==> flow/design.v <==
`timescale 1ns / 1ps
module signalReceive(clk, rst, SCK, MOSI, byteReceived, dataByte, SSEL);
input clk;
input rst;
input SCK, SSEL, MOSI;
output byteReceived;
output [7:0] dataByte;
reg [2:0] bitcnt;
reg byte_received;   
reg [7:0] byte_data_received;
assign byteReceived = byte_received;
assign dataByte = byte_data_received;
reg [2:0] SCKr;  
reg [2:0] SSELr;  
reg [1:0] MOSIr; 
always @(posedge clk) 
begin
  if (rst)
    SCKr <= 3'b000;
  else
    SCKr <= {SCKr[1:0], SCK};
end
wire SCK_risingedge = (SCKr[2:1]==2'b01);   
wire SCK_fallingedge = (SCKr[2:1]==2'b10);   
always @(posedge clk) 
begin
  if (rst)
    SSELr <= 3'b111;
  else
    SSELr <= {SSELr[1:0], SSEL};
end
wire SSEL_active = ~SSELr[1];   
wire SSEL_startmessage = (SSELr[2:1]==2'b10);   
wire SSEL_endmessage = (SSELr[2:1]==2'b01);   
always @(posedge clk) 
begin
  MOSIr <= {MOSIr[0], MOSI};
end
wire MOSI_data = MOSIr[1];
always @(posedge clk)
begin
  if(rst)
  begin
    bitcnt <= 3'b000;
  end
  else if(~SSEL_active)
  begin
    bitcnt <= 3'b000;
  end
  else
  begin
    if(SCK_risingedge)
    begin
      bitcnt <= bitcnt + 3'b001;
      byte_data_received <= {byte_data_received[6:0], MOSI_data};
    end
  end
end
always @(posedge clk)
begin    
  if (rst)
    byte_received <= 1'b0;
  else
    byte_received <= SSEL_active && SCK_risingedge && (bitcnt==3'b111);
end 
endmodule
module sending(clk, rst, SCK, MISO, SSEL, data, signalReceived, byteSent);
input clk;
input rst;
input SCK;
output MISO;
input SSEL;
input [7:0] data;
input signalReceived;
output byteSent;
reg byte_sent;
assign byteSent = byte_sent;
reg [7:0] byte_data_sent;
reg byte_sent_2clk;
reg [2:0] cnt;
reg [2:0] SCKr;  
always @(posedge clk) 
begin
 if (rst)
   SCKr <= 3'b000;
 else
   SCKr <= {SCKr[1:0], SCK};
end
wire SCK_risingedge = (SCKr[2:1]==2'b01);   
wire SCK_fallingedge = (SCKr[2:1]==2'b10);   
reg [2:0] SSELr;  
always @(posedge clk) 
begin
  if (rst)
    SSELr <= 3'b111;
  else
    SSELr <= {SSELr[1:0], SSEL};
end
wire SSEL_active = ~SSELr[1];   
wire SSEL_startmessage = (SSELr[2:1]==2'b10);   
wire SSEL_endmessage = (SSELr[2:1]==2'b01);   
always @(posedge clk) 
begin
  if(rst)
  begin
    cnt <= 3'b000;
    byte_data_sent <= 8'h00;
  end
  else if(signalReceived)
  begin
    if(~SSEL_active) 
    begin
      cnt<=3'b000;   
    end
    else
    begin
      if(byte_sent_2clk)
      begin
        byte_data_sent <= data;
      end
      if(SCK_risingedge)
      begin
        cnt <= cnt + 3'b001;
        byte_data_sent <= {byte_data_sent[6:0], 1'b0};
      end
    end
  end
end
always @(posedge clk)
begin
  if(rst)
  begin
    byte_sent_2clk <= 1'b0;
    byte_sent <= 1'b0;
  end
  else if(signalReceived)
  begin
    if (byte_sent_2clk)
    begin
      byte_sent_2clk <= 1'b0;
    end
    if (byte_sent)
    begin
      byte_sent_2clk <= 1'b1;
      byte_sent <= SSEL_active && SCK_risingedge && (cnt==3'b111);
    end
    else
    begin
      byte_sent <= SSEL_active && SCK_risingedge && (cnt==3'b111);
    end
  end
end
assign MISO = byte_data_sent[7];   
endmodule
`timescale 1ns / 1ps
module signalProcess(clk, rst, SCK, MOSI, MISO, SSEL);
input clk;
input rst;
input SCK, SSEL, MOSI;
output MISO;
wire [7:0] dataByte;
wire [7:0] sendByte;
reg [7:0] compressedX [63:0];
reg [6:0] inputCounter;
wire byte_received;
reg signalReceived;
wire byteSent;
integer i;
integer j;
assign sendByte = compressedX[j[5:0]];
signalReceive srA(.clk(clk), .rst(rst), .SCK(SCK), .MOSI(MOSI), .byteReceived(byte_received), .dataByte(dataByte), .SSEL(SSEL));
always @(posedge clk)
begin 
  if(rst)
  begin
    i <= 0;
    inputCounter <= 7'b0000000;
  end
  else if(~signalReceived)
  begin
    if(byte_received)
    begin
      i <= i+1;
      inputCounter <= inputCounter + 7'b0000001; 
    end
  end
end
always @(posedge clk)
begin 
  if(~rst && ~signalReceived && byte_received && i >= 0 && i < 64)
    compressedX[i[5:0]] <= dataByte;
end
always @(posedge clk)
begin
  if(rst)
    signalReceived <= 1'b0;
  else
    signalReceived <= (inputCounter == 7'b1000000);
end
sending sB(.clk(clk), .rst(rst), .SCK(SCK), .MISO(MISO), .SSEL(SSEL), .data(sendByte), .signalReceived(signalReceived), .byteSent(byteSent));
always @(posedge clk)
begin
  if(rst)
    j <= -1;
  else if(signalReceived)
  begin
    if(byteSent)
    begin
      j <= j+1;
    end 
  end
end
endmodule
# Reports on signalProcess
# The steps from the RTL of signalProcess to its reports follow in flow order.
# Line numbers count from 1 in the design file above.
# Cell names lack the library's common part.
design:
  top_module: "signalProcess"
  clock_port: "clk"
  lib: "sky130hd"
  lib_corner: "tt_025C_1v80"

# Word level
# Yosys after proc, flatten, opt, wreduce and memory -nomap, before mapping. Print and check cells are not counted. Equal cells are merged and count once.
# Memory sizes are those after Yosys's memory passes, which may raise the word count (mostly to a power of two), join words into wider ones and drop unused or constant bits.
bits:
  reg_bits: 109
  mem_bits_rw: 512
  clocked_rd_ports_x_width: 8
  n_memories: 1
  in_bits: 5
  out_inout_bits: 1
  elab_cells: 59
mem_list:
  columns: ["name", "size", "width", "rd", "wr", "line_no", "rtl"]
  rows:
  - ["compressedX", 64, 8, 1, 1, 163, "reg [7:0] compressedX [63:0];"]
classes:
  n_addsub: 5
  compare: 2
  equal: 5
  mux: 10
  n_logic: 4
  reduce_and_logical: 16
op_table:
  columns: ["op", "count"]
  rows:
  - ["adder 32 x 2 -> 32 bit (second input constant)", 2]
  - ["greater-or-equal comparator 32 x 1 -> 1 bit (second input constant)", 1]
  - ["less-than comparator 32 x 8 -> 1 bit (second input constant)", 1]
  - ["two-way mux 8 bit", 3]
  - ["two-way mux 6 bit", 3]
  - ["logical AND 1 bit", 8]
  - ["adder 7 x 1 -> 7 bit (second input constant)", 1]
  - ["== test 7 bit (second input constant)", 1]
  - ["AND reduction 2 bit", 3]
  - ["adder 3 x 1 -> 3 bit (second input constant)", 2]
  - ["== test 3 bit (second input constant)", 2]
  - ["AND reduction 3 bit", 2]
  - ["two-way mux 3 bit", 2]
  - ["inverter 1 bit", 4]
  - ["== test 2 x 1 -> 1 bit (second input constant)", 2]
  - ["nonzero test 2 bit", 2]
  - ["OR reduction 2 bit", 1]
  - ["two-way mux 1 bit", 2]

# Logic depth
# Longest topological path by Yosys (ltp), each cell counted once; first at word level (registers and memories cut), then after technology mapping (sequential cells cut; the memories' decode and read muxes count).
logic_depth:
  word_depth: 6
  abc_area: 0
  mapped_depth: 8
  mapped_depth_nobuf: 6

# Synthesis result
# Yosys stat after the flow's synthesis: flattened, memories mapped to cells. It holds for the ABC_AREA given above (unset counts as 0); a run with the other value may have another netlist.
mapped:
  mapped_cells: 1317
  yosys_area_um2: 23388.7
  sequential_area_um2: 17136.4
  flip_flops: 596
  buf_cells: 69
by_type:
  columns: ["type", "count", "type_area_um2"]
  rows:
  - ["edfxtp_1", 520, 1.56E+04]
  - ["mux4_2", 126, 2.84E+03]
  - ["dfxtp_1", 76, 1.52E+03]
  - ["nor2_1", 131, 491.722]
  - ["nand2_1", 83, 311.549]
  - ["mux2i_1", 27, 270.259]
  - ["xnor2_1", 19, 166.41]
  - ["nand3_1", 29, 145.139]
  - ["xor2_1", 15, 131.376]
  - ["o21ai_0", 24, 120.115]
  - ["ha_1", 9, 112.608]
  - ["buf_2", 21, 105.101]
  - ["clkbuf_1", 28, 105.101]
  - ["a21oi_1", 20, 100.096]
  - ["nand4_1", 16, 100.096]
  - ["nor4_1", 16, 100.096]
  - ["nor2b_1", 12, 75.072]
  - ["or3_1", 12, 75.072]
# Other cell types: 36; their cells: 133.
# The figures by module come from a second, unflattened synthesis with its own total; it is not the netlist above.
hier_totals:
  cells_unflattened: 1302
  hier_area_um2: 23577.6
# Each row is one instance without its submodules.
by_module:
  columns: ["mod", "n_inst", "cells", "mod_area_um2", "seq_area_um2"]
  rows:
  - ["signalProcess", 1, 1175, 22142.5, 16415.7]
  - ["sending", 1, 92, 844.6, 360.3]
  - ["signalReceive", 1, 35, 590.6, 460.4]

# Path before layout
# Source: OpenSTA report_checks on the synthesized netlist (no wires, ideal clock, input and output delay 20% of the period each), path of least setup slack; recovery checks are left aside. Register names are those of the netlist, which keeps one name where synthesis merged equal registers.
synth_timing:
  path_kind: "input -> register"
  start: "input port rst"
  end: "memory compressedX[58][0]"
  period_ps: 10000
  input_delay_ps: 2000
  setup_time_ps: 370
  launch_ps: 2000
  arrival_time_ps: 3323
  required_time_ps: 9630
  slack_ps: 6306
  delay_ps: 1693
  stages: 5
  n_path_buf: 0
  period_less_setup_slack_ps: 3694
# "delay_ps" = arrival - input delay + setup time.
# "stages": output pins that drive a net of the path, with the launching flip-flop's if there is one; two outputs of one cell count as two.
# "period_less_setup_slack_ps" = period - worst setup slack (recovery checks aside). The figure is calculated, with input and output delays left at 20% of the set period.
# The rows between start and end are the longest chain of elaborated cells between them; the timing report does not say that the signal goes this way. Where chains are equally long, one stands for them.
# A line is the first line of the expression or statement that the cell stems from. Yosys adds cells for indexed reads and writes and turns some case tables into memories.
# Only ways into the end's enable, where the timed path ends, are counted here.
synth_between:
  cell_sequence: "nor4_1 nand4_1 nor2_1 nand4_1 nor2_1"
  elab_chain_cells: 6
  cells_between: 7
  cone_lines: 1
  classes_between: "mux: 2; logic: 1; reduce/logical: 4"
synth_lines:
  columns: ["element", "line_no", "rtl"]
  rows:
  - ["from (decl)", 158, "input rst;"]
  - ["inverter 1 bit", 190, "if(~rst && ~signalReceived && byte_received && i >= 0 && i < 64)"]
  - ["logical AND 1 bit x4", 190, null]
  - ["two-way mux 6 bit", 190, null]
  - ["to (decl)", 163, "reg [7:0] compressedX [63:0];"]

# Timing after layout
# Path of least setup slack in the final report of run 1 (OpenROAD, finished layout, wires in). Where an end is a register, its clock arrival counts in the times.
# The path's times are printed in steps of 10 ps; the period is the one set.
layout_timing:
  path_kind: "register -> register"
  start: "register i[24]"
  end: "memory compressedX[15][5]"
  period_ps: 4200
  setup_time_ps: 340
  launch_ps: 590
  arrival_time_ps: 3270
  required_time_ps: 4440
  slack_ps: 1170
  stages: 6
  n_path_buf: 0
# The rows between start and end are the longest chain of elaborated cells between them; the timing report does not say that the signal goes this way. Where chains are equally long, one stands for them.
# Only ways into the end's enable, where the timed path ends, are counted here.
layout_between:
  cell_sequence: "dfxtp_1 nor4_1 nand4_1 nor2_1 nand2_1 nor2_1"
  elab_chain_cells: 4
  cells_between: 6
  cone_lines: 1
  classes_between: "compare: 2; mux: 2; reduce/logical: 2"
layout_lines:
  columns: ["element", "line_no", "rtl"]
  rows:
  - ["from (decl)", 168, "integer i;"]
  - ["from (assign)", 176, "i <= 0;"]
  - ["from (assign)", 183, "i <= i+1;"]
  - ["greater-or-equal comparator 32 x 1 -> 1 bit", 190, "if(~rst && ~signalReceived && byte_received && i >= 0 && i < 64)"]
  - ["logical AND 1 bit x2", 190, null]
  - ["two-way mux 6 bit", 190, null]
  - ["to (decl)", 163, "reg [7:0] compressedX [63:0];"]

# Settings and measured results of 3 stored flow runs for module signalProcess (sky130hd), not sorted in any way. The constraints put input and output delay at 20% of the set period each and load the outputs with 0.01 pF.
# By "power_total_w" is meant OpenSTA's value without simulated activity: inputs other than the clock are taken to toggle once in ten clock periods, and the tool carries that through the logic.
runs:
  - name: "run 1"
    settings:
      CAP_MARGIN: 10
      CELL_PAD_IN_SITES_DETAIL_PLACEMENT: 1
      CELL_PAD_IN_SITES_GLOBAL_PLACEMENT: 3
      CORE_ASPECT_RATIO: 1.35
      CORE_MARGIN: 10
      CORE_UTILIZATION: 36
      CTS_CLUSTER_DIAMETER: 183
      CTS_CLUSTER_SIZE: 46
      GPL_ROUTABILITY_DRIVEN: 0
      GPL_TIMING_DRIVEN: 1
      HOLD_SLACK_MARGIN: 0.19
      MAX_ROUTING_LAYER: "met5"
      MIN_ROUTING_LAYER: "met1"
      PLACE_DENSITY_LB_ADDON: 0.13
      SETUP_SLACK_MARGIN: 0.86
      SLEW_MARGIN: 35
      period_ns: 4.2
    results:
      power_total_w: 0.008839
      final_setup_tns_ps: 0
      post_synth_area_um2: 23388.7
      fin_hold_ws_ps: 349
      fin_util_pct: 39.5
      fin_ws_ps: 1171
      total_die_area_um2: 75679.6
  - name: "run 2"
    settings:
      CAP_MARGIN: 15
      CELL_PAD_IN_SITES_DETAIL_PLACEMENT: 0
      CORE_MARGIN: 6
      CORE_UTILIZATION: 40
      CTS_CLUSTER_SIZE: 35
      period_ns: 10.0
      SLEW_MARGIN: 20
    results:
      power_total_w: 0.005076
      final_setup_tns_ps: 0
      post_synth_area_um2: 23388.7
      fin_hold_ws_ps: 330
      fin_util_pct: 45.6
      fin_ws_ps: 5401
      total_die_area_um2: 64419.5
  - name: "run 3"
    settings:
      CORE_UTILIZATION: 40
      SETUP_SLACK_MARGIN: -0.11
      period_ns: 4.54
      CAP_MARGIN: 20
      CORE_MARGIN: 2
      SLEW_MARGIN: 20
    results:
      power_total_w: 0.010538
      final_setup_tns_ps: 0
      post_synth_area_um2: 23388.7
      fin_hold_ws_ps: 330
      fin_util_pct: 45.4
      fin_ws_ps: 1098
      total_die_area_um2: 60422.6
